==> flow/design.v <==
module signal_generator(input clk25,
       input rst,
       output hsyncOut,
       output vsyncOut,
       output [9:0] xposOut,
       output [9:0] yposOut);
reg
[9:0] xpos;
reg
[9:0] ypos;
wire
endline = (xpos == 799);
always
@(posedge clk25) begin
 if (rst || endline)
   xpos <= 0;
 else
   xpos <= xpos + 1;
end
always
@(posedge clk25) begin
 if (rst)
  ypos <= 0;
 else if (endline) begin
  if (ypos == 520)
   ypos <= 0;
  else
   ypos <= ypos + 1; 
 end
end
reg
hsync, vsync;
always
@(posedge clk25) begin
 if (rst) begin
 hsync <= 1'b1;
 vsync <= 1'b1;
 end else begin
 hsync <= ~(xpos > 664 && xpos
<= 759);   
 vsync <= ~(ypos == 490 || ypos ==
491);    
 end
end
assign
hsyncOut = hsync;
assign
vsyncOut = vsync;
assign
xposOut = xpos;
assign
yposOut = ypos;
endmodule
module game(input clk25,
    input rst,
    input [9:0] xpos,
    input [9:0] ypos,
    input rota,
    input rotb,
    input de,
    output red,
    output green,
    output blue);
reg [8:0] paddlePosition;
reg [27:0] counter;
always @(posedge clk25)
begin
 if (rst) begin
  counter <= 0;
  paddlePosition <= 160;
 end
 else begin
  counter <= counter + 1;
  if (counter == 250_000)
    begin
      counter <= 0;
if(rota || rotb)
begin
 if(rota) begin
  if(paddlePosition < 520)         
   paddlePosition <= paddlePosition + 3 ; 
 end
 else if(rotb) begin
  if(paddlePosition >= 0)         
   paddlePosition <= paddlePosition - 3;  
 end
end
end
 end
end
reg [9:0] ballX;
reg [8:0] ballY;
reg ballXpos, ballYpos;
reg Xbounce, Ybounce;
wire endOfFrame = (xpos == 0 && ypos == 480);
integer b; 
always @(posedge clk25) begin
 if (rst) begin
  ballX <= 0;
  ballY <= 0;
 end
 else if (endOfFrame) begin  
  if (ballX == 0 && ballY == 0) begin   
  ballX <= 25;
  ballY <= 280;  
  end
  else begin
   if (ballXpos ^ Xbounce) 
    ballX <= ballX + b;  
   else 
    ballX <= ballX - b;  
   if (ballYpos ^ Ybounce) 
    ballY <= ballY + b;   
   else
    ballY <= ballY - b;   
  end
 end 
end
reg [5:0] missTimer; 
reg brick_alive1;
reg brick_alive2;
reg brick_alive3;
reg brick_alive4;
reg brick_alive5;
reg brick_alive6;
reg brick_alive7;
reg brick_alive8;
reg brick_alive9; 
reg brick_alive10;
reg brick_alive11;
reg brick_alive12;
reg brick_alive13;
reg brick_alive14;
reg brick_alive15;
reg brick_alive16;
reg brick_alive17;
reg brick_alive18;
reg brick_alive19;
reg brick_alive20;
reg brick_alive21;
reg brick_alive22;
reg brick_alive23;
reg brick_alive24;
reg brick_alive25;
reg brick_alive26;
reg brick_alive27;
reg brick_alive28;
reg brick_alive29;
reg brick_alive30;
reg brick_alive31;
reg brick_alive32;
reg brick_alive33;
reg brick_alive34;
reg brick_alive35;
reg brick_alive36;
reg brick_alive37;
reg brick_alive38;  
reg brick_alive39;
reg brick_alive40;
reg brick_alive41;
reg brick_alive42;
reg brick_alive43;
reg brick_alive44;
reg brick_alive45; 
reg brick_alive46;
reg brick_alive47;
reg brick_alive48;
reg brick_alive49;
reg brick_alive50;
reg brick_alive51;
reg brick_alive52;
reg brick_alive53;
reg brick_alive54;
reg brick_alive55;
reg brick_alive56;
reg brick_alive57;
reg brick_alive58;
reg brick_alive59;
reg brick_alive60;
reg brick_alive61;
reg brick_alive62;
reg brick_alive63;
reg brick_alive64;
reg brick_alive65;
reg brick_alive66;
reg brick_alive67;
reg brick_alive68;
reg brick_alive69;
reg brick_alive70;
reg brick_alive71;
reg brick_alive72;
reg brick_alive73;
reg brick_alive74;
reg brick_alive75;
reg brick_alive76;
reg brick_alive77;
reg brick_alive78;
reg brick_alive79;
reg brick_alive80;
reg brick_alive81;
reg brick_alive82;
reg brick_alive83;
reg brick_alive84;
reg brick_alive85;
reg brick_alive86;
reg brick_alive87;
reg brick_alive88;
reg brick_alive89;
reg brick_alive90;
reg brick_alive91;
reg brick_alive92;
reg brick_alive93;
reg brick_alive94;
reg brick_alive95;
reg brick_alive96;
wire area = (xpos < 640 && ypos < 480);
wire top = (area && ypos <= 10);
wire bottom = (area && ypos >= 476);
wire left = (area && xpos <= 3);
wire right = (area && xpos >= 637);
wire border = (area && (left || right || top ));
wire brick1 = ((area && xpos >= 13 && xpos <=55 && ypos<=50 && ypos>=30)&& brick_alive1);
wire brick2 = ((area && xpos >= 65 && xpos <=107 && ypos<=50 && ypos>=30)&& brick_alive2);
wire brick3 = ((area && xpos >= 117 && xpos <=159 && ypos<=50 && ypos>=30)&& brick_alive3);
wire brick4 = ((area && xpos >= 169 && xpos <=211 && ypos<=50 && ypos>=30)&& brick_alive4);
wire brick5 = ((area && xpos >= 221 && xpos <=263 && ypos<=50 && ypos>=30)&& brick_alive5);
wire brick6 = ((area && xpos >= 273 && xpos <=315 && ypos<=50 && ypos>=30)&& brick_alive6);
wire brick7 = ((area && xpos >= 325 && xpos <=367 && ypos<=50 && ypos>=30)&& brick_alive7);
wire brick8 = ((area && xpos >= 377 && xpos <=419 && ypos<=50 && ypos>=30)&& brick_alive8);
wire brick9 = ((area && xpos >= 429 && xpos <=471 && ypos<=50 && ypos>=30)&& brick_alive9);
wire brick10 = ((area && xpos >= 481 && xpos <=523 && ypos<=50 && ypos>=30)&& brick_alive10);
wire brick11 = ((area && xpos >= 533 && xpos <=575 && ypos<=50 && ypos>=30)&& brick_alive11);
wire brick12 = ((area && xpos >= 585 && xpos <=627 && ypos<=50 && ypos>=30)&& brick_alive12);
wire brick13 = ((area && xpos >= 13 && xpos <=55 && ypos<=80 && ypos>=60)&& brick_alive13);
wire brick14 = ((area && xpos >= 65 && xpos <=107 && ypos<=80 && ypos>=60)&& brick_alive14);
wire brick15 = ((area && xpos >= 117 && xpos <=159 && ypos<=80 && ypos>=60)&& brick_alive15);
wire brick16 = ((area && xpos >= 169 && xpos <=211 && ypos<=80 && ypos>=60)&& brick_alive16);
wire brick17 = ((area && xpos >= 221 && xpos <=263 && ypos<=80 && ypos>=60)&& brick_alive17);
wire brick18 = ((area && xpos >= 273 && xpos <=315 && ypos<=80 && ypos>=60)&& brick_alive18);
wire brick19 = ((area && xpos >= 325 && xpos <=367 && ypos<=80 && ypos>=60)&& brick_alive19);
wire brick20 = ((area && xpos >= 377 && xpos <=419 && ypos<=80 && ypos>=60)&& brick_alive20);
wire brick21 = ((area && xpos >= 429 && xpos <=471 && ypos<=80 && ypos>=60)&& brick_alive21);
wire brick22 = ((area && xpos >= 481 && xpos <=523 && ypos<=80 && ypos>=60)&& brick_alive22);
wire brick23 = ((area && xpos >= 533 && xpos <=575 && ypos<=80 && ypos>=60)&& brick_alive23);
wire brick24 = ((area && xpos >= 585 && xpos <=627 && ypos<=80 && ypos>=60)&& brick_alive24);
wire brick25 = ((area && xpos >= 13 && xpos <=55 && ypos<=110 && ypos>=90)&& brick_alive25);
wire brick26 = ((area && xpos >= 65 && xpos <=107 && ypos<=110 && ypos>=90)&& brick_alive26);
wire brick27 = ((area && xpos >= 117 && xpos <=159 && ypos<=110 && ypos>=90)&& brick_alive27);
wire brick28 = ((area && xpos >= 169 && xpos <=211 && ypos<=110 && ypos>=90)&& brick_alive28);
wire brick29 = ((area && xpos >= 221 && xpos <=263 && ypos<=110 && ypos>=90)&& brick_alive29);
wire brick30 = ((area && xpos >= 273 && xpos <=315 && ypos<=110 && ypos>=90)&& brick_alive30);
wire brick31 = ((area && xpos >= 325 && xpos <=367 && ypos<=110 && ypos>=90)&& brick_alive31);
wire brick32 = ((area && xpos >= 377 && xpos <=419 && ypos<=110 && ypos>=90)&& brick_alive32);
wire brick33 = ((area && xpos >= 429 && xpos <=471 && ypos<=110 && ypos>=90)&& brick_alive33);
wire brick34 = ((area && xpos >= 481 && xpos <=523 && ypos<=110 && ypos>=90)&& brick_alive34);
wire brick35 = ((area && xpos >= 533 && xpos <=575 && ypos<=110 && ypos>=90)&& brick_alive35);
wire brick36 = ((area && xpos >= 585 && xpos <=627 && ypos<=110 && ypos>=90)&& brick_alive36);
wire brick37 = ((area && xpos >= 13 && xpos <=55 && ypos<=140 && ypos>=120)&& brick_alive37);
wire brick38 = ((area && xpos >= 65 && xpos <=107 && ypos<=140 && ypos>=120)&& brick_alive38);
wire brick39 = ((area && xpos >= 117 && xpos <=159 && ypos<=140 && ypos>=120)&& brick_alive39);
wire brick40 = ((area && xpos >= 169 && xpos <=211 && ypos<=140 && ypos>=120)&& brick_alive40);
wire brick41 = ((area && xpos >= 221 && xpos <=263 && ypos<=140 && ypos>=120)&& brick_alive41);
wire brick42 = ((area && xpos >= 273 && xpos <=315 && ypos<=140 && ypos>=120)&& brick_alive42);
wire brick43 = ((area && xpos >= 325 && xpos <=367 && ypos<=140 && ypos>=120)&& brick_alive43);
wire brick44 = ((area && xpos >= 377 && xpos <=419 && ypos<=140 && ypos>=120)&& brick_alive44);
wire brick45 = ((area && xpos >= 429 && xpos <=471 && ypos<=140 && ypos>=120)&& brick_alive45);
wire brick46 = ((area && xpos >= 481 && xpos <=523 && ypos<=140 && ypos>=120)&& brick_alive46);
wire brick47 = ((area && xpos >= 533 && xpos <=575 && ypos<=140 && ypos>=120)&& brick_alive47);
wire brick48 = ((area && xpos >= 585 && xpos <=627 && ypos<=140 && ypos>=120)&& brick_alive48);
wire brick49 = ((area && xpos >= 13 && xpos <=55 && ypos<=170 && ypos>=150)&& brick_alive49);
wire brick50 = ((area && xpos >= 65 && xpos <=107 && ypos<=170 && ypos>=150)&& brick_alive50);
wire brick51 = ((area && xpos >= 117 && xpos <=159 && ypos<=170 && ypos>=150)&& brick_alive51);
wire brick52 = ((area && xpos >= 169 && xpos <=211 && ypos<=170 && ypos>=150)&& brick_alive52);
wire brick53 = ((area && xpos >= 221 && xpos <=263 && ypos<=170 && ypos>=150)&& brick_alive53);
wire brick54 = ((area && xpos >= 273 && xpos <=315 && ypos<=170 && ypos>=150)&& brick_alive54);
wire brick55 = ((area && xpos >= 325 && xpos <=367 && ypos<=170 && ypos>=150)&& brick_alive55);
wire brick56 = ((area && xpos >= 377 && xpos <=419 && ypos<=170 && ypos>=150)&& brick_alive56);
wire brick57 = ((area && xpos >= 429 && xpos <=471 && ypos<=170 && ypos>=150)&& brick_alive57);
wire brick58 = ((area && xpos >= 481 && xpos <=523 && ypos<=170 && ypos>=150)&& brick_alive58);
wire brick59 = ((area && xpos >= 533 && xpos <=575 && ypos<=170 && ypos>=150)&& brick_alive59);
wire brick60 = ((area && xpos >= 585 && xpos <=627 && ypos<=170 && ypos>=150)&& brick_alive60);
wire brick61 = ((area && xpos >= 13 && xpos <=55 && ypos<=200 && ypos>=180)&& brick_alive61);
wire brick62 = ((area && xpos >= 65 && xpos <=107 && ypos<=200 && ypos>=180)&& brick_alive62);
wire brick63 = ((area && xpos >= 117 && xpos <=159 && ypos<=200 && ypos>=180)&& brick_alive63);
wire brick64 = ((area && xpos >= 169 && xpos <=211 && ypos<=200 && ypos>=180)&& brick_alive64);
wire brick65 = ((area && xpos >= 221 && xpos <=263 && ypos<=200 && ypos>=180)&& brick_alive65);
wire brick66 = ((area && xpos >= 273 && xpos <=315 && ypos<=200 && ypos>=180)&& brick_alive66);
wire brick67 = ((area && xpos >= 325 && xpos <=367 && ypos<=200 && ypos>=180)&& brick_alive67);
wire brick68 = ((area && xpos >= 377 && xpos <=419 && ypos<=200 && ypos>=180)&& brick_alive68);
wire brick69 = ((area && xpos >= 429 && xpos <=471 && ypos<=200 && ypos>=180)&& brick_alive69);
wire brick70 = ((area && xpos >= 481 && xpos <=523 && ypos<=200 && ypos>=180)&& brick_alive70);
wire brick71 = ((area && xpos >= 533 && xpos <=575 && ypos<=200 && ypos>=180)&& brick_alive71);
wire brick72 = ((area && xpos >= 585 && xpos <=627 && ypos<=200 && ypos>=180)&& brick_alive72);
wire brick73 = ((area && xpos >= 13 && xpos <=55 && ypos<=230 && ypos>=210)&& brick_alive73);
wire brick74 = ((area && xpos >= 65 && xpos <=107 && ypos<=230 && ypos>=210)&& brick_alive74);
wire brick75 = ((area && xpos >= 117 && xpos <=159 && ypos<=230 && ypos>=210)&& brick_alive75);
wire brick76 = ((area && xpos >= 169 && xpos <=211 && ypos<=230 && ypos>=210)&& brick_alive76);
wire brick77 = ((area && xpos >= 221 && xpos <=263 && ypos<=230 && ypos>=210)&& brick_alive77);
wire brick78 = ((area && xpos >= 273 && xpos <=315 && ypos<=230 && ypos>=210)&& brick_alive78);
wire brick79 = ((area && xpos >= 325 && xpos <=367 && ypos<=230 && ypos>=210)&& brick_alive79);
wire brick80 = ((area && xpos >= 377 && xpos <=419 && ypos<=230 && ypos>=210)&& brick_alive80);
wire brick81 = ((area && xpos >= 429 && xpos <=471 && ypos<=230 && ypos>=210)&& brick_alive81);
wire brick82 = ((area && xpos >= 481 && xpos <=523 && ypos<=230 && ypos>=210)&& brick_alive82);
wire brick83 = ((area && xpos >= 533 && xpos <=575 && ypos<=230 && ypos>=210)&& brick_alive83);
wire brick84 = ((area && xpos >= 585 && xpos <=627 && ypos<=230 && ypos>=210)&& brick_alive84);
wire brick85 = ((area && xpos >= 13 && xpos <=55 && ypos<=260 && ypos>=240)&& brick_alive85);
wire brick86 = ((area && xpos >= 65 && xpos <=107 && ypos<=260 && ypos>=240)&& brick_alive86);
wire brick87 = ((area && xpos >= 117 && xpos <=159 && ypos<=260 && ypos>=240)&& brick_alive87);
wire brick88 = ((area && xpos >= 169 && xpos <=211 && ypos<=260 && ypos>=240)&& brick_alive88);
wire brick89 = ((area && xpos >= 221 && xpos <=263 && ypos<=260 && ypos>=240)&& brick_alive89);
wire brick90 = ((area && xpos >= 273 && xpos <=315 && ypos<=260 && ypos>=240)&& brick_alive90);
wire brick91 = ((area && xpos >= 325 && xpos <=367 && ypos<=260 && ypos>=240)&& brick_alive91);
wire brick92 = ((area && xpos >= 377 && xpos <=419 && ypos<=260 && ypos>=240)&& brick_alive92);
wire brick93 = ((area && xpos >= 429 && xpos <=471 && ypos<=260 && ypos>=240)&& brick_alive93);
wire brick94 = ((area && xpos >= 481 && xpos <=523 && ypos<=260 && ypos>=240)&& brick_alive94);
wire brick95 = ((area && xpos >= 533 && xpos <=575 && ypos<=260 && ypos>=240)&& brick_alive95);
wire brick96 = ((area && xpos >= 585 && xpos <=627 && ypos<=260 && ypos>=240)&& brick_alive96);
integer a;
wire paddle = (xpos >= paddlePosition+4 && xpos <= paddlePosition+80+a && ypos >= 440 && ypos <= 447); 
wire ball = (xpos >= ballX && xpos <= ballX+5 && ypos >= ballY && ypos <= ballY+5); 
wire background = (area && !(border || paddle || ball));
wire missed = area && missTimer != 0;
assign red   = { missed || border || paddle || ball || brick1 || brick2 || brick3 || brick4 || brick5 || brick6 || brick7 || brick8 
                                                 || brick9 || brick10 || brick11 || brick12 || brick13 || brick14 || brick15 || brick16 
                 || brick17 || brick18 || brick19 || brick20 || brick21 || brick22 || brick23 || brick24 
                 || brick73 || brick74 || brick75 || brick76 || brick77 || brick78 || brick79 || brick80 
                 || brick81 || brick82 || brick83 || brick84 || brick85 || brick86 || brick87 || brick88 
                 || brick89 || brick90 || brick91 || brick92 || brick93 || brick94 || brick95 || brick96};
assign green = {  missed ||  border || paddle ||ball || brick25 || brick26 || brick27 || brick28 || brick29 || brick32
                 || brick33 || brick34 || brick35 || brick36 || brick37 || brick38 || brick39 || brick40 
                 || brick41 || brick42 || brick43 || brick44 || brick45 || brick46 || brick47 || brick48 
                 || brick49 || brick50 || brick51 || brick52 || brick53 || brick54 || brick55 || brick56 
                 || brick57 || brick58 || brick59 || brick60 || brick61 || brick62 || brick63 || brick64 
                 || brick65 || brick66 || brick67 || brick68 || brick69 || brick70 || brick71 || brick72 
                 || brick73 || brick74 || brick75 || brick76 || brick77 || brick78 || brick79 || brick80 
                 || brick81 || brick82 || brick83 || brick84 || brick85 || brick86 || brick87 || brick88 
                 || brick89 || brick90 || brick91 || brick92 || brick93 || brick94 || brick95 || brick96 };
assign blue  = {  missed ||  border || paddle || ball || brick25 || brick26 || brick27 || brick28 || brick29 || brick30 || brick31 || brick32 
                 || brick33 || brick34 || brick35 || brick36 || brick37 || brick38 || brick39 || brick40 
               || brick41 || brick42 || brick43 || brick44 || brick45 || brick46 || brick47 || brick48};
always @(posedge clk25) begin
 if (rst) begin
  Xbounce <= 0;
  Ybounce <= 0;
  ballXpos <= 1;
  ballYpos <= 1;
  missTimer <= 0;
a=4;
b=3;
brick_alive1=1;
brick_alive2=1;
brick_alive3=1;
brick_alive4=1;
brick_alive5=1;
brick_alive6=1;
brick_alive7=1;
brick_alive8=1;
brick_alive9=1;
brick_alive10=1;
brick_alive11=1;
brick_alive12=1;
brick_alive13=1;
brick_alive14=1;
brick_alive15=1;
brick_alive16=1;
brick_alive17=1;
brick_alive18=1;
brick_alive19=1;
brick_alive20=1;
brick_alive21=1;
brick_alive22=1;
brick_alive23=1;
brick_alive24=1;
brick_alive25=1;
brick_alive26=1;
brick_alive27=1;
brick_alive28=1;
brick_alive29=1;
brick_alive30=1;
brick_alive31=1;
brick_alive32=1;
brick_alive33=1;
brick_alive34=1;
brick_alive35=1;
brick_alive36=1;
brick_alive37=1;
brick_alive38=1;
brick_alive39=1;
brick_alive40=1;
brick_alive41=1;
brick_alive42=1;
brick_alive43=1;
brick_alive44=1;
brick_alive45=1;
brick_alive46=1;
brick_alive47=1;
brick_alive48=1;
brick_alive49=1;
brick_alive50=1;
brick_alive51=1;
brick_alive52=1;
brick_alive53=1;
brick_alive54=1;
brick_alive55=1;
brick_alive56=1;
brick_alive57=1;
brick_alive58=1;
brick_alive59=1;
brick_alive60=1;
brick_alive61=1;
brick_alive62=1;
brick_alive63=1;
brick_alive64=1;
brick_alive65=1;
brick_alive66=1;
brick_alive67=1;
brick_alive68=1;
brick_alive69=1;
brick_alive70=1;
brick_alive71=1;
brick_alive72=1;
brick_alive73=1;
brick_alive74=1;
brick_alive75=1;
brick_alive76=1;
brick_alive77=1;
brick_alive78=1;
brick_alive79=1;
brick_alive80=1;
brick_alive81=1;
brick_alive82=1;
brick_alive83=1;
brick_alive84=1;
brick_alive85=1;
brick_alive86=1;
brick_alive87=1;
brick_alive88=1;
brick_alive89=1;
brick_alive90=1;
brick_alive91=1;
brick_alive92=1;
brick_alive93=1;
brick_alive94=1;
brick_alive95=1;
brick_alive96=1;
 end
 else if (!endOfFrame) begin
  if (ball && (left || right))
   Xbounce <= 1;
  if (ball && (top || bottom || (paddle && ballYpos)))
   Ybounce <= 1;
  if (ball && bottom)
   missTimer <= 60; 
   if (de==1'b1) begin
a=4;
b=3;
brick_alive1=1;
brick_alive2=1;
brick_alive3=1;
brick_alive4=1;
brick_alive5=1;
brick_alive6=1;
brick_alive7=1;
brick_alive8=1;
brick_alive9=1; 
brick_alive10=1;
brick_alive11=1;
brick_alive12=1;
brick_alive13=1;
brick_alive14=1;
brick_alive15=1;
brick_alive16=1;
brick_alive17=1;
brick_alive18=1;
brick_alive19=1;
brick_alive20=1;
brick_alive21=1;
brick_alive22=1;
brick_alive23=1;
brick_alive24=1;
brick_alive25=1;
brick_alive26=1;
brick_alive27=1;
brick_alive28=1;
brick_alive29=1;
brick_alive30=1;
brick_alive31=1;
brick_alive32=1;
brick_alive33=1;
brick_alive34=1;
brick_alive35=1;
brick_alive36=1;
brick_alive37=1;
brick_alive38=1;  
brick_alive39=1;
brick_alive40=1;
brick_alive41=1;
brick_alive42=1;
brick_alive43=1;
brick_alive44=1;
brick_alive45=1; 
brick_alive46=1;
brick_alive47=1;
brick_alive48=1;
brick_alive49=1;
brick_alive50=1;
brick_alive51=1;
brick_alive52=1;
brick_alive53=1;
brick_alive54=1;
brick_alive55=1;
brick_alive56=1;
brick_alive57=1;
brick_alive58=1;
brick_alive59=1;
brick_alive60=1;
brick_alive61=1;
brick_alive62=1;
brick_alive63=1;
brick_alive64=1;
brick_alive65=1;
brick_alive66=1;
brick_alive67=1;
brick_alive68=1;
brick_alive69=1;
brick_alive70=1;
brick_alive71=1;
brick_alive72=1;
brick_alive73=1;
brick_alive74=1;
brick_alive75=1;
brick_alive76=1;
brick_alive77=1;
brick_alive78=1;
brick_alive79=1;
brick_alive80=1;
brick_alive81=1;
brick_alive82=1;
brick_alive83=1;
brick_alive84=1;
brick_alive85=1;
brick_alive86=1;
brick_alive87=1;
brick_alive88=1;
brick_alive89=1;
brick_alive90=1;
brick_alive91=1;
brick_alive92=1;
brick_alive93=1;
brick_alive94=1;
brick_alive95=1;
brick_alive96=1;
   end
     if (ball && (area && xpos >= 13 && xpos <=55 && ypos<=50 && ypos>=30)) 
     brick_alive1 = 0;
     if (ball && (area && xpos >= 65 && xpos <=107 && ypos<=50 && ypos>=30)) 
     brick_alive2=0;
     if (ball&& (area && xpos >= 117 && xpos <=159 && ypos<=50 && ypos>=30))
     brick_alive3=0;
     if ( ball && (area && xpos >= 169 && xpos <=211 && ypos<=50 && ypos>=30)) 
    brick_alive4=0;
     if ( ball && (area && xpos >= 221 && xpos <=263 && ypos<=50 && ypos>=30)) 
    brick_alive5=0;
     if ( ball&& (area && xpos >= 273 && xpos <=315 && ypos<=50 && ypos>=30)) 
    brick_alive6=0;
     if (ball&& (area && xpos >= 325 && xpos <=367 && ypos<=50 && ypos>=30)) begin
    brick_alive7=0;
    end
     if ( ball&& (area && xpos >= 377 && xpos <=419 && ypos<=50 && ypos>=30)) begin
    brick_alive8=0;
    end
     if ( ball&& (area && xpos >= 429 && xpos <=471 && ypos<=50 && ypos>=30)) begin
    brick_alive9=0;
    end
     if ( ball && (area && xpos >= 481 && xpos <=523 && ypos<=50 && ypos>=30)) begin
    brick_alive10=0;
    end
     if ( ball && (area && xpos >= 533 && xpos <=575 && ypos<=50 && ypos>=30)) begin
    brick_alive11=0;
    end
     if ( ball && (area && xpos >= 585 && xpos <=627 && ypos<=50 && ypos>=30)) begin
    brick_alive12=0;
    end
     if (ball && (area && xpos >= 13 && xpos <=55 && ypos<=80 && ypos>=60))begin
     brick_alive13 = 0;
    end
     if (ball && (area && xpos >= 65 && xpos <=107 && ypos<=80 && ypos>=60)) begin
     brick_alive14=0;
    end
     if (ball&& (area && xpos >= 117 && xpos <=159 && ypos<=80 && ypos>=60))begin
     brick_alive15=0;
    end
     if ( ball && (area && xpos >= 169 && xpos <=211 && ypos<=80 && ypos>=60)) begin
    brick_alive16=0;
    end
     if ( ball && (area && xpos >= 221 && xpos <=263 && ypos<=80 && ypos>=60)) begin
    brick_alive17=0;
    end
     if ( ball&& (area && xpos >= 273 && xpos <=315 && ypos<=80 && ypos>=60)) begin
    brick_alive18=0;
    end
     if (ball&& (area && xpos >= 325 && xpos <=367 && ypos<=80 && ypos>=60)) begin
    brick_alive19=0;
    end
     if ( ball&& (area && xpos >= 377 && xpos <=419 && ypos<=80 && ypos>=60)) begin
    brick_alive20=0;
    end
     if ( ball&& (area && xpos >= 429 && xpos <=471 && ypos<=80 && ypos>=60)) begin
    brick_alive21=0;
    end
     if ( ball && (area && xpos >= 481 && xpos <=523 && ypos<=80 && ypos>=60)) begin
    brick_alive22=0;
    end
     if ( ball && (area && xpos >= 533 && xpos <=575 && ypos<=80 && ypos>=60)) begin
    brick_alive23=0;
    end
     if ( ball && (area && xpos >= 585 && xpos <=627 && ypos<=80 && ypos>=60)) begin
    brick_alive24=0;
    end
     if (ball && (area && xpos >= 13 && xpos <=55 && ypos<=110 && ypos>=90)) begin
     brick_alive25 = 0;
    end
     if (ball && (area && xpos >= 65 && xpos <=107 && ypos<=110 && ypos>=90)) begin
     brick_alive26=0;
    end
     if (ball&& (area && xpos >= 117 && xpos <=159 && ypos<=110 && ypos>=90))begin
     brick_alive27=0;
    end
     if ( ball && (area && xpos >= 169 && xpos <=211 && ypos<=110 && ypos>=90)) begin
    brick_alive28=0;
    end
     if ( ball && (area && xpos >= 221 && xpos <=263 && ypos<=110 && ypos>=90)) begin
    brick_alive29=0;
    end
     if ( ball&& (area && xpos >= 273 && xpos <=315 && ypos<=110 && ypos>=90)) begin
    brick_alive30=0;
    a=40;
    end
     if (ball&& (area && xpos >= 325 && xpos <=367 && ypos<=110 && ypos>=90)) begin
    brick_alive31=0;
    b=5;
    end
     if ( ball&& (area && xpos >= 377 && xpos <=419 && ypos<=110 && ypos>=90)) begin
    brick_alive32=0;
    end
     if ( ball&& (area && xpos >= 429 && xpos <=471 && ypos<=110 && ypos>=90)) begin
    brick_alive33=0;
    end
     if ( ball && (area && xpos >= 481 && xpos <=523 && ypos<=110 && ypos>=90)) begin
    brick_alive34=0;
    end
     if ( ball && (area && xpos >= 533 && xpos <=575 && ypos<=110 && ypos>=90)) begin
    brick_alive35=0;
    end
     if ( ball && (area && xpos >= 585 && xpos <=627 && ypos<=110 && ypos>=90)) begin
    brick_alive36=0;
    end
     if (ball && (area && xpos >= 13 && xpos <=55 && ypos<=140 && ypos>=120))begin
     brick_alive37 = 0;
    end
     if (ball && (area && xpos >= 65 && xpos <=107 && ypos<=140 && ypos>=120)) begin
     brick_alive38=0;
    end
     if (ball&& (area && xpos >= 117 && xpos <=159 && ypos<=140 && ypos>=120))begin
     brick_alive39=0;
    end
     if ( ball && (area && xpos >= 169 && xpos <=211 && ypos<=140 && ypos>=120)) begin
    brick_alive40=0;
    end
     if ( ball && (area && xpos >= 221 && xpos <=263 && ypos<=140 && ypos>=120)) begin
    brick_alive41=0;
    end
     if ( ball&& (area && xpos >= 273 && xpos <=315 && ypos<=140 && ypos>=120)) begin
    brick_alive42=0;
    end
     if (ball&& (area && xpos >= 325 && xpos <=367 && ypos<=140 && ypos>=120)) begin
    brick_alive43=0;
    end
     if ( ball&& (area && xpos >= 377 && xpos <=419 && ypos<=140 && ypos>=120)) begin
    brick_alive44=0;
    end
     if ( ball&& (area && xpos >= 429 && xpos <=471 && ypos<=140 && ypos>=120)) begin
    brick_alive45=0;
    end
     if ( ball && (area && xpos >= 481 && xpos <=523 && ypos<=140 && ypos>=120)) begin
    brick_alive46=0;
    end
     if ( ball && (area && xpos >= 533 && xpos <=575 && ypos<=140 && ypos>=120)) begin
    brick_alive47=0;
    end
     if ( ball && (area && xpos >= 585 && xpos <=627 && ypos<=140 && ypos>=120)) begin
    brick_alive48=0;
    end
     if (ball && (area && xpos >= 13 && xpos <=55 && ypos<=170 && ypos>=150)) begin
     brick_alive49 = 0;
    end
     if (ball && (area && xpos >= 65 && xpos <=107 && ypos<=170 && ypos>=150)) begin
     brick_alive50=0;
    end
     if (ball&& (area && xpos >= 117 && xpos <=159 && ypos<=170 && ypos>=150))begin
     brick_alive51=0;
    end
     if ( ball && (area && xpos >= 169 && xpos <=211 && ypos<=170 && ypos>=150)) begin
    brick_alive52=0;
    end
     if ( ball && (area && xpos >= 221 && xpos <=263 && ypos<=170 && ypos>=150)) begin
    brick_alive53=0;
    end
     if ( ball&& (area && xpos >= 273 && xpos <=315 && ypos<=170 && ypos>=150)) begin
    brick_alive54=0;
    end
     if (ball&& (area && xpos >= 325 && xpos <=367 && ypos<=170 && ypos>=150)) begin
    brick_alive55=0;
    end
     if ( ball&& (area && xpos >= 377 && xpos <=419 && ypos<=170 && ypos>=150)) begin
    brick_alive56=0;
    end
     if ( ball&& (area && xpos >= 429 && xpos <=471 && ypos<=170 && ypos>=150)) begin
    brick_alive57=0;
    end
     if ( ball && (area && xpos >= 481 && xpos <=523 && ypos<=170 && ypos>=150)) begin
    brick_alive58=0;
    end
     if ( ball && (area && xpos >= 533 && xpos <=575 && ypos<=170 && ypos>=150)) begin
    brick_alive59=0;
    end
     if ( ball && (area && xpos >= 585 && xpos <=627 && ypos<=170 && ypos>=150)) begin
    brick_alive60=0;
    end
     if (ball && (area && xpos >= 13 && xpos <=55 && ypos<=200 && ypos>=180)) begin
     brick_alive61 = 0;
    end
     if (ball && (area && xpos >= 65 && xpos <=107 && ypos<=200 && ypos>=180)) begin
     brick_alive62=0;
    end
     if (ball&& (area && xpos >= 117 && xpos <=159 && ypos<=200 && ypos>=180))begin
     brick_alive63=0;
    end
     if ( ball && (area && xpos >= 169 && xpos <=211 && ypos<=200 && ypos>=180)) begin
    brick_alive64=0;
    end
     if ( ball && (area && xpos >= 221 && xpos <=263 && ypos<=200 && ypos>=180)) begin
    brick_alive65=0;
    end
     if ( ball&& (area && xpos >= 273 && xpos <=315 && ypos<=200 && ypos>=180)) begin
    brick_alive66=0;
    end
     if (ball&& (area && xpos >= 325 && xpos <=367 && ypos<=200 && ypos>=180)) begin
    brick_alive67=0;
    end
     if ( ball&& (area && xpos >= 377 && xpos <=419 && ypos<=200 && ypos>=180)) begin
    brick_alive68=0;
    end
     if ( ball&& (area && xpos >= 429 && xpos <=471 && ypos<=200 && ypos>=180)) begin
    brick_alive69=0;   
    end
     if ( ball && (area && xpos >= 481 && xpos <=523 && ypos<=200 && ypos>=180)) begin
    brick_alive70=0;
    end
     if ( ball && (area && xpos >= 533 && xpos <=575 && ypos<=200 && ypos>=180)) begin
    brick_alive71=0;
    end
     if ( ball && (area && xpos >= 585 && xpos <=627 && ypos<=200 && ypos>=180)) begin
    brick_alive72=0;
    end
     if (ball && (area && xpos >= 13 && xpos <=55 && ypos<=230 && ypos>=210)) begin
     brick_alive73 =0;
    end
     if (ball && (area && xpos >= 65 && xpos <=107 && ypos<=230 && ypos>=210)) begin
     brick_alive74=0;
    end
     if (ball&& (area && xpos >= 117 && xpos <=159 && ypos<=230 && ypos>=210))begin
     brick_alive75=0;
    end
     if ( ball && (area && xpos >= 169 && xpos <=211 && ypos<=230 && ypos>=210)) begin
    brick_alive76=0;
    end
     if ( ball && (area && xpos >= 221 && xpos <=263 && ypos<=230 && ypos>=210)) begin
    brick_alive77=0;
    end
     if ( ball&& (area && xpos >= 273 && xpos <=315 && ypos<=230 && ypos>=210)) begin
    brick_alive78=0;
    end
     if (ball&& (area && xpos >= 325 && xpos <=367 && ypos<=230 && ypos>=210)) begin
    brick_alive79=0;
    end
     if ( ball&& (area && xpos >= 377 && xpos <=419 && ypos<=230 && ypos>=210)) begin
    brick_alive80=0;
    end
     if ( ball&& (area && xpos >= 429 && xpos <=471 && ypos<=230 && ypos>=210)) begin
    brick_alive81=0;
    end
     if ( ball && (area && xpos >= 481 && xpos <=523 && ypos<=230 && ypos>=210)) begin
    brick_alive82=0;
    end
     if ( ball && (area && xpos >= 533 && xpos <=575 && ypos<=230 && ypos>=210)) begin
    brick_alive83=0;
    end
     if ( ball && (area && xpos >= 585 && xpos <=627 && ypos<=230 && ypos>=210)) begin
    brick_alive84=0;
    end
     if (ball && (area && xpos >= 13 && xpos <=55 && ypos<=260 && ypos>=240)) begin
     brick_alive85 = 0;
    end
     if (ball && (area && xpos >= 65 && xpos <=107 && ypos<=260 && ypos>=240)) begin
     brick_alive86=0;
    end
     if (ball&& (area && xpos >= 117 && xpos <=159 && ypos<=260 && ypos>=240))begin
     brick_alive87=0;
    end
     if ( ball && (area && xpos >= 169 && xpos <=211 && ypos<=260 && ypos>=240)) begin
    brick_alive88=0;
    end
     if ( ball && (area && xpos >= 221 && xpos <=263 && ypos<=260 && ypos>=240)) begin
    brick_alive89=0;
    end
     if ( ball&& (area && xpos >= 273 && xpos <=315 && ypos<=260 && ypos>=240)) begin
    brick_alive90=0;
    end
     if (ball&& (area && xpos >= 325 && xpos <=367 && ypos<=260 && ypos>=240)) begin
    brick_alive91=0;
    end
     if ( ball&& (area && xpos >= 377 && xpos <=419 && ypos<=260 && ypos>=240)) begin
    brick_alive92=0;
    end
     if ( ball&& (area && xpos >= 429 && xpos <=471 && ypos<=260 && ypos>=240)) begin
    brick_alive93=0;
    end
     if ( ball && (area && xpos >= 481 && xpos <=523 && ypos<=260 && ypos>=240)) begin
    brick_alive94=0;
    end
     if ( ball && (area && xpos >= 533 && xpos <=575 && ypos<=260 && ypos>=240)) begin
    brick_alive95=0;
    end
     if ( ball && (area && xpos >= 585 && xpos <=627 && ypos<=260 && ypos>=240)) begin
    brick_alive96=0;
    end    
 end
  else begin
  if (ballX == 0 && ballY == 0) begin 
   ballXpos <= 1;
   ballYpos <= 1;
   Xbounce <= 0;
   Ybounce <= 0;
  end 
  else begin
   if (Xbounce)
    ballXpos <= ~ballXpos;
   if (Ybounce)
    ballYpos <= ~ballYpos;   
   Xbounce <= 0;  
   Ybounce <= 0;  
   if (missTimer != 0)
    missTimer <= missTimer - 1;
  end
 end
end  
endmodule
module breakout(
    input  clk,
    input  rst,
    input  rota,
    input  rotb,
    input  de,
    output red,
    output green,
    output blue,
    output hsync,
    output vsync
    );
wire [9:0] xpos;
wire [9:0] ypos;
signal_generator signal_generator_inst(clk, rst, hsync, vsync, xpos, ypos);
game game_inst(clk, rst, xpos, ypos, ~rota, ~rotb, ~de, red, green, blue);
endmodule
--- tool output ---
== Step by step through the tools: breakout ==
Module breakout before and after one edit of its RTL, step after step.
Lines under "before" count in the file above, lines under "after" in the edited file.
"difference" is "after" less "before", of the values as shown; "rel. change" is that difference over "before", in percent.
Operators: Yosys type, input widths -> output width; for muxes data width and select width s.
Library cell names are shortened.
A cell with n/a has no value.
Design
  top module: breakout
  clock port: clk
  library: sky130hd
  library corner: tt_025C_1v80

== Diff ==
The edit as a unified diff against the file above.
This change comes from a script, not from a designer. The edited design behaves differently; no optimisation was intended.
begin of diff
@@ -588,5 +588,5 @@
      brick_alive14=0;
     end
-     if (ball&& (area && xpos >= 117 && xpos <=159 && ypos<=80 && ypos>=60))begin
+     begin
      brick_alive15=0;
     end
end of diff

== Word level ==
Source: Yosys, flattened and elaborated, memories not mapped. Widths are those after wreduce. Registers that Yosys merges into a memory's read port (data or address) are not register bits. Print and check cells do not count. Equal cells are merged and count once.
Cells by class
  order comparisons: before 58, after 58, difference 0, rel. change 0.00%
  equality and inequality tests: before 106, after 105, difference -1, rel. change -0.94%
  reductions and logical operators: before 685, after 683, difference -2, rel. change -0.29%
  bitwise gates (word level): before 9, after 9, difference 0, rel. change 0.00%
  add/subtract/negate cells: before 15, after 15, difference 0, rel. change 0.00%
  multiplexer cells: before 118, after 117, difference -1, rel. change -0.85%
Operators with widths
  $logic_and 1x1->1: before 428, after 427, difference -1, rel. change -0.23%
  $mux 1: before 101, after 100, difference -1, rel. change -0.99%
  $reduce_and 2->1: before 98, after 97, difference -1, rel. change -1.02%
  $ne 2x1->1 const B: before 97, after 96, difference -1, rel. change -1.03%
Unchanged operator kinds not shown: 54.
Word-level totals
  word-level cells: before 1102, after 1098, difference -4, rel. change -0.36%
  input port bits: before 5, after 5, difference 0, rel. change 0.00%
  register bits: before 226, after 226, difference 0, rel. change 0.00%
  output and inout port bits: before 5, after 5, difference 0, rel. change 0.00%

== Depth ==
Depth = most cells in a row (Yosys ltp): at word level without a register or memory, in the mapped netlist without a sequential cell, where the memories' decode and read muxes count.
Depth
  depth in word-level cells: before 79, after 79, difference 0, rel. change 0.00%
  ABC_AREA: before 0, after 0
  gate-level depth with buffers: before 18, after 18, difference 0, rel. change 0.00%
  gate-level depth less buffers: before 18, after 18, difference 0, rel. change 0.00%

== Netlist ==
The flow's flattened synthesis, as Yosys stat reports it; memories are mapped. The netlist is that of the ABC_AREA named above (0 if unset); the other value can give another one.
Cell types
  nor2_1: before 154, after 201, difference +47, rel. change +30.52%
  o22a_1: before 47, after 1, difference -46, rel. change -97.87%
  a21oi_1: before 112, after 149, difference +37, rel. change +33.04%
  nand2_1: before 103, after 74, difference -29, rel. change -28.16%
  buf_2: before 6, after 25, difference +19, rel. change +316.67%
  clkbuf_1: before 51, after 38, difference -13, rel. change -25.49%
  a31oi_1: before 21, after 8, difference -13, rel. change -61.90%
  nor3_1: before 25, after 34, difference +9, rel. change +36.00%
  and3_1: before 20, after 11, difference -9, rel. change -45.00%
  nor4_1: before 7, after 16, difference +9, rel. change +128.57%
  a22o_1: before 6, after 15, difference +9, rel. change +150.00%
  xnor2_1: before 47, after 55, difference +8, rel. change +17.02%
  nand4_1: before 23, after 30, difference +7, rel. change +30.43%
  or3_1: before 15, after 8, difference -7, rel. change -46.67%
  o21a_1: before 4, after 11, difference +7, rel. change +175.00%
  a211oi_1: before 5, after 11, difference +6, rel. change +120.00%
  xor2_1: before 46, after 41, difference -5, rel. change -10.87%
  a22oi_1: before 14, after 9, difference -5, rel. change -35.71%
Unchanged cell types not shown: 14.
The list need not be complete.
Mapped netlist
  flip-flop cells: before 186, after 186, difference 0, rel. change 0.00%
  chip area (Yosys) (um^2): before 11061.9, after 11123.2, difference +61.3, rel. change +0.55%
  cells in the netlist: before 1324, after 1355, difference +31, rel. change +2.34%
  area of sequential cells (um^2): before 3723.6, after 3723.6, difference 0.0, rel. change 0.00%
  buffer cells: before 62, after 71, difference +9, rel. change +14.52%
By module: a second synthesis without flattening, with its own total; a netlist apart from the flattened one above.
Second synthesis, totals
  cell total of the unflattened synthesis: before 1365, after 1342, difference -23, rel. change -1.68%
  area (unflattened synthesis) (um^2): before 11151.9, after 11069.4, difference -82.5, rel. change -0.74%
Rows give one instance, submodules left out.
By module, before
  game: seq. area 3283.1 um^2, times used 1, cells 1242, area 10085.9 um^2
  signal_generator: seq. area 440.4 um^2, times used 1, cells 120, area 1054.8 um^2
  breakout: seq. area 0.0 um^2, times used 1, cells 3, area 11.3 um^2
By module, after
  game: seq. area 3283.1 um^2, times used 1, cells 1216, area 10000.8 um^2
  signal_generator: seq. area 440.4 um^2, times used 1, cells 123, area 1057.3 um^2
  breakout: seq. area 0.0 um^2, times used 1, cells 3, area 11.3 um^2

== Worst setup path after synthesis ==
OpenSTA on the mapped netlist: ideal clock, no wires. The path of least setup slack (recovery checks aside). Input and output delay are each 20% of the period. Register names are those of the netlist, which keeps one name where synthesis merged equal registers.
Timing path post-synthesis
  kind: before reg-to-output, after reg-to-output
  start: before register game_inst.paddlePosition[2], after register game_inst.paddlePosition[2]
  end: before output blue, after output green
  delay of the path (ns): before 3.240, after 3.104, difference -0.136, rel. change -4.20%
  period (ns): before 40.0, after 40.0, difference 0.0, rel. change 0.00%
  data required time (ns): before 32.000, after 32.000, difference 0.000, rel. change 0.00%
  arrival (ns): before 3.240, after 3.104, difference -0.136, rel. change -4.20%
  launch time at the first pin (ns): before 0.000, after 0.000, difference 0.000
  setup slack (ns): before 28.760, after 28.896, difference +0.136
  path buffers: before 0, after 0, difference 0
  external output delay (ns): before 8.000, after 8.000, difference 0.000, rel. change 0.00%
  stages: before 19, after 19, difference 0, rel. change 0.00%
  synthesis period reached (ns): before 11.24, after 11.104, difference -0.136, rel. change -1.21%
"delay of the path" = arrival - input delay + setup time.
A path that ends at an output port has no setup time.
"stages" counts driving pins, that of a launching flip-flop among them; a cell with two outputs on the path counts twice.
"synthesis period reached" = period - worst setup slack (recovery checks aside). The figure is calculated, with input and output delays left at 20% of the set period.
The rows between start and end are the longest chain of elaborated cells between them; the timing report does not say that the signal goes this way. Where chains are equally long, one stands for them.
Each line given opens the expression or statement behind the cell; cells for indexed reads and writes are added by Yosys, which also makes memories of some case tables.
At most two assigning lines are given for a register; there are more.
Between the ends, post-synthesis, before
  path through: dfxtp_1 > ha_1 > inv_1 > fa_1 > nor2_1 > a21oi_1 > nor2b_1 > o21ai_0 > o21ai_0 > a21oi_1 > xor2_1 > ha_1 > nand4_1 > a21oi_1 > a21oi_1 > o211a_1 > nor4_1 > nor4b_1 > o21ai_0
  cells in the longest elaborated chain: 32
  elaborated cells on any way between the ends: 34
  classes of those cells: add/sub: 3; compare: 2; reduce/logical: 29
RTL lines, path post-synthesis, before
  start: declaration: RTL line 64  | reg [8:0] paddlePosition;
  start: assignment: RTL line 81  | paddlePosition <= paddlePosition + 3 ;
  start: assignment: RTL line 85  | paddlePosition <= paddlePosition - 3;
  $add 9x7->10: RTL line 319  | wire paddle = (xpos >= paddlePosition+4 && xpos <= paddlePosition+80+a && ypos >= 440 && ypos <= 447);
  $add 32x32->32: RTL line 319
  $le 10x32->1: RTL line 319
  $logic_and 1x1->1 (3 in a row): RTL line 319
  $logic_or 1x1->1 (26 in a row): RTL line 338  | assign blue  = {  missed ||  border || paddle || ball || brick25 || brick26 || brick27 || brick28 || brick29 | ...
  end: declaration: RTL line 867  | output blue,
Between the ends, post-synthesis, after
  path through: dfxtp_1 > ha_1 > inv_1 > fa_1 > nor3b_1 > nor2_1 > nor2_1 > o21ai_0 > o211ai_1 > xnor2_1 > ha_1 > a211oi_1 > o211ai_1 > o221ai_1 > a21oi_1 > a211o_1 > o211ai_1 > a2111oi_2 > nand4_1
  cells in the longest elaborated chain: 78
  elaborated cells on any way between the ends: 80
  classes of those cells: add/sub: 3; compare: 2; reduce/logical: 75
RTL lines, path post-synthesis, after
  start: declaration: RTL line 64  | reg [8:0] paddlePosition;
  start: assignment: RTL line 81  | paddlePosition <= paddlePosition + 3 ;
  start: assignment: RTL line 85  | paddlePosition <= paddlePosition - 3;
  $add 9x7->10: RTL line 319  | wire paddle = (xpos >= paddlePosition+4 && xpos <= paddlePosition+80+a && ypos >= 440 && ypos <= 447);
  $add 32x32->32: RTL line 319
  $le 10x32->1: RTL line 319
  $logic_and 1x1->1 (3 in a row): RTL line 319
  $logic_or 1x1->1 (72 in a row): RTL line 329  | assign green = {  missed ||  border || paddle ||ball || brick25 || brick26 || brick27 || brick28 || brick29 || ...
  end: declaration: RTL line 866  | output green,

== Worst path after layout ==
Path of least setup slack in the final report of each run of set A (OpenROAD, finished layout, wires in). Where an end is a register, its clock arrival counts in the times.
Timing path after layout
  kind: before reg-to-output, after reg-to-output
  start: before register game_inst.paddlePosition[4], after register game_inst.paddlePosition[4]
  end: before output blue, after output green
  arrival (ns): before 5.08, after 4.79, difference -0.29, rel. change -5.71%
  external output delay (ns): before 2.66, after 2.66, difference 0.00, rel. change 0.00%
  launch time at the first pin (ns): before 0.43, after 0.44, difference +0.01, rel. change +2.33%
  setup slack (ns): before 5.56, after 5.85, difference +0.29
  stages: before 18, after 17, difference -1, rel. change -5.56%
  path buffers: before 1, after 1, difference 0, rel. change 0.00%
  data required time (ns): before 10.64, after 10.64, difference 0.00, rel. change 0.00%
  period (ns): before 13.3, after 13.3, difference 0.0, rel. change 0.00%
The rows between start and end are the longest chain of elaborated cells between them; the timing report does not say that the signal goes this way. Where chains are equally long, one stands for them.
At most two assigning lines are given for a register; there are more.
Between the ends, after layout, before
  path through: dfxtp_1 > ha_1 > ha_1 > a21oi_1 > nor2b_1 > o21ai_0 > o21ai_0 > a21oi_1 > xor2_1 > ha_1 > nand4_1 > a21oi_1 > a21oi_1 > o211a_1 > nor4_1 > nor4b_1 > o21ai_0 > clkdlybuf4s50_1
  cells in the longest elaborated chain: 32
  elaborated cells on any way between the ends: 34
  classes of those cells: add/sub: 3; compare: 2; reduce/logical: 29
RTL lines, path after layout, before
  start: declaration: RTL line 64  | reg [8:0] paddlePosition;
  start: assignment: RTL line 81  | paddlePosition <= paddlePosition + 3 ;
  start: assignment: RTL line 85  | paddlePosition <= paddlePosition - 3;
  $add 9x7->10: RTL line 319  | wire paddle = (xpos >= paddlePosition+4 && xpos <= paddlePosition+80+a && ypos >= 440 && ypos <= 447);
  $add 32x32->32: RTL line 319
  $le 10x32->1: RTL line 319
  $logic_and 1x1->1 (3 in a row): RTL line 319
  $logic_or 1x1->1 (26 in a row): RTL line 338  | assign blue  = {  missed ||  border || paddle || ball || brick25 || brick26 || brick27 || brick28 || brick29 | ...
  end: declaration: RTL line 867  | output blue,
Between the ends, after layout, after
  path through: dfxtp_1 > ha_1 > ha_1 > a21oi_1 > nor2_1 > o32ai_1 > xor2_1 > ha_1 > o21ai_0 > o211ai_1 > o221ai_1 > a21oi_1 > a211o_1 > o211ai_1 > a2111oi_2 > nand4_1 > clkdlybuf4s50_1
  cells in the longest elaborated chain: 78
  elaborated cells on any way between the ends: 80
  classes of those cells: add/sub: 3; compare: 2; reduce/logical: 75
RTL lines, path after layout, after
  start: declaration: RTL line 64  | reg [8:0] paddlePosition;
  start: assignment: RTL line 81  | paddlePosition <= paddlePosition + 3 ;
  start: assignment: RTL line 85  | paddlePosition <= paddlePosition - 3;
  $add 9x7->10: RTL line 319  | wire paddle = (xpos >= paddlePosition+4 && xpos <= paddlePosition+80+a && ypos >= 440 && ypos <= 447);
  $add 32x32->32: RTL line 319
  $le 10x32->1: RTL line 319
  $logic_and 1x1->1 (3 in a row): RTL line 319
  $logic_or 1x1->1 (72 in a row): RTL line 329  | assign green = {  missed ||  border || paddle ||ball || brick25 || brick26 || brick27 || brick28 || brick29 || ...
  end: declaration: RTL line 866  | output green,

== Layout results ==
Runs of the flow (Yosys, OpenROAD) on both versions; the two runs of a pair have the same settings. The constraints put input and output delay at 20% of the set period each and load the outputs with 0.01 pF.
Flow settings, set A
  CORE_UTILIZATION: 40
  period_ns: 13.3
  CAP_MARGIN: 20
  CORE_MARGIN: 2
  SLEW_MARGIN: 20
Final reports, set A
  standard-cell area after routing (um^2): before 12121.6, after 12176.7, difference +55.1, rel. change +0.45%
  final utilization: before 0.449, after 0.442, difference -0.007
  worst setup slack after layout (ns): before 5.561, after 5.848, difference +0.287
  die outline area (um^2): before 29000.4, after 29157.3, difference +156.9, rel. change +0.54%
  cell area after synthesis (um^2): before 11061.9, after 11123.2, difference +61.3, rel. change +0.55%
  worst hold slack (ns): before 0.472, after 0.487, difference +0.015
  summed negative setup slack (ns): before 0.000, after 0.000, difference 0.000
  achieved clock period (ns): before 7.739, after 7.452, difference -0.287, rel. change -3.71%
Flow settings, set B
  CORE_ASPECT_RATIO: 0.72
  CORE_UTILIZATION: 17
  CTS_CLUSTER_DIAMETER: 40
  CTS_CLUSTER_SIZE: 24
  PLACE_DENSITY: 0.69
  period_ns: 10.9
  CAP_MARGIN: 20
  CORE_MARGIN: 2
  SLEW_MARGIN: 20
Final reports, set B
  standard-cell area after routing (um^2): before 12678.4, after 12788.5, difference +110.1, rel. change +0.87%
  final utilization: before 0.197, after 0.198, difference +0.001
  worst setup slack after layout (ns): before 3.756, after 4.035, difference +0.279
  die outline area (um^2): before 67154.6, after 67520.8, difference +366.2, rel. change +0.55%
  cell area after synthesis (um^2): before 11061.9, after 11123.2, difference +61.3, rel. change +0.55%
  worst hold slack (ns): before 0.463, after 0.477, difference +0.014
  summed negative setup slack (ns): before 0.000, after 0.000, difference 0.000
  achieved clock period (ns): before 7.144, after 6.865, difference -0.279, rel. change -3.91%
"achieved clock period" is the run's clock period less its worst setup slack. It is reckoned from that one timing run; input and output delays stay at 20% of the period that was set.
--- end ---
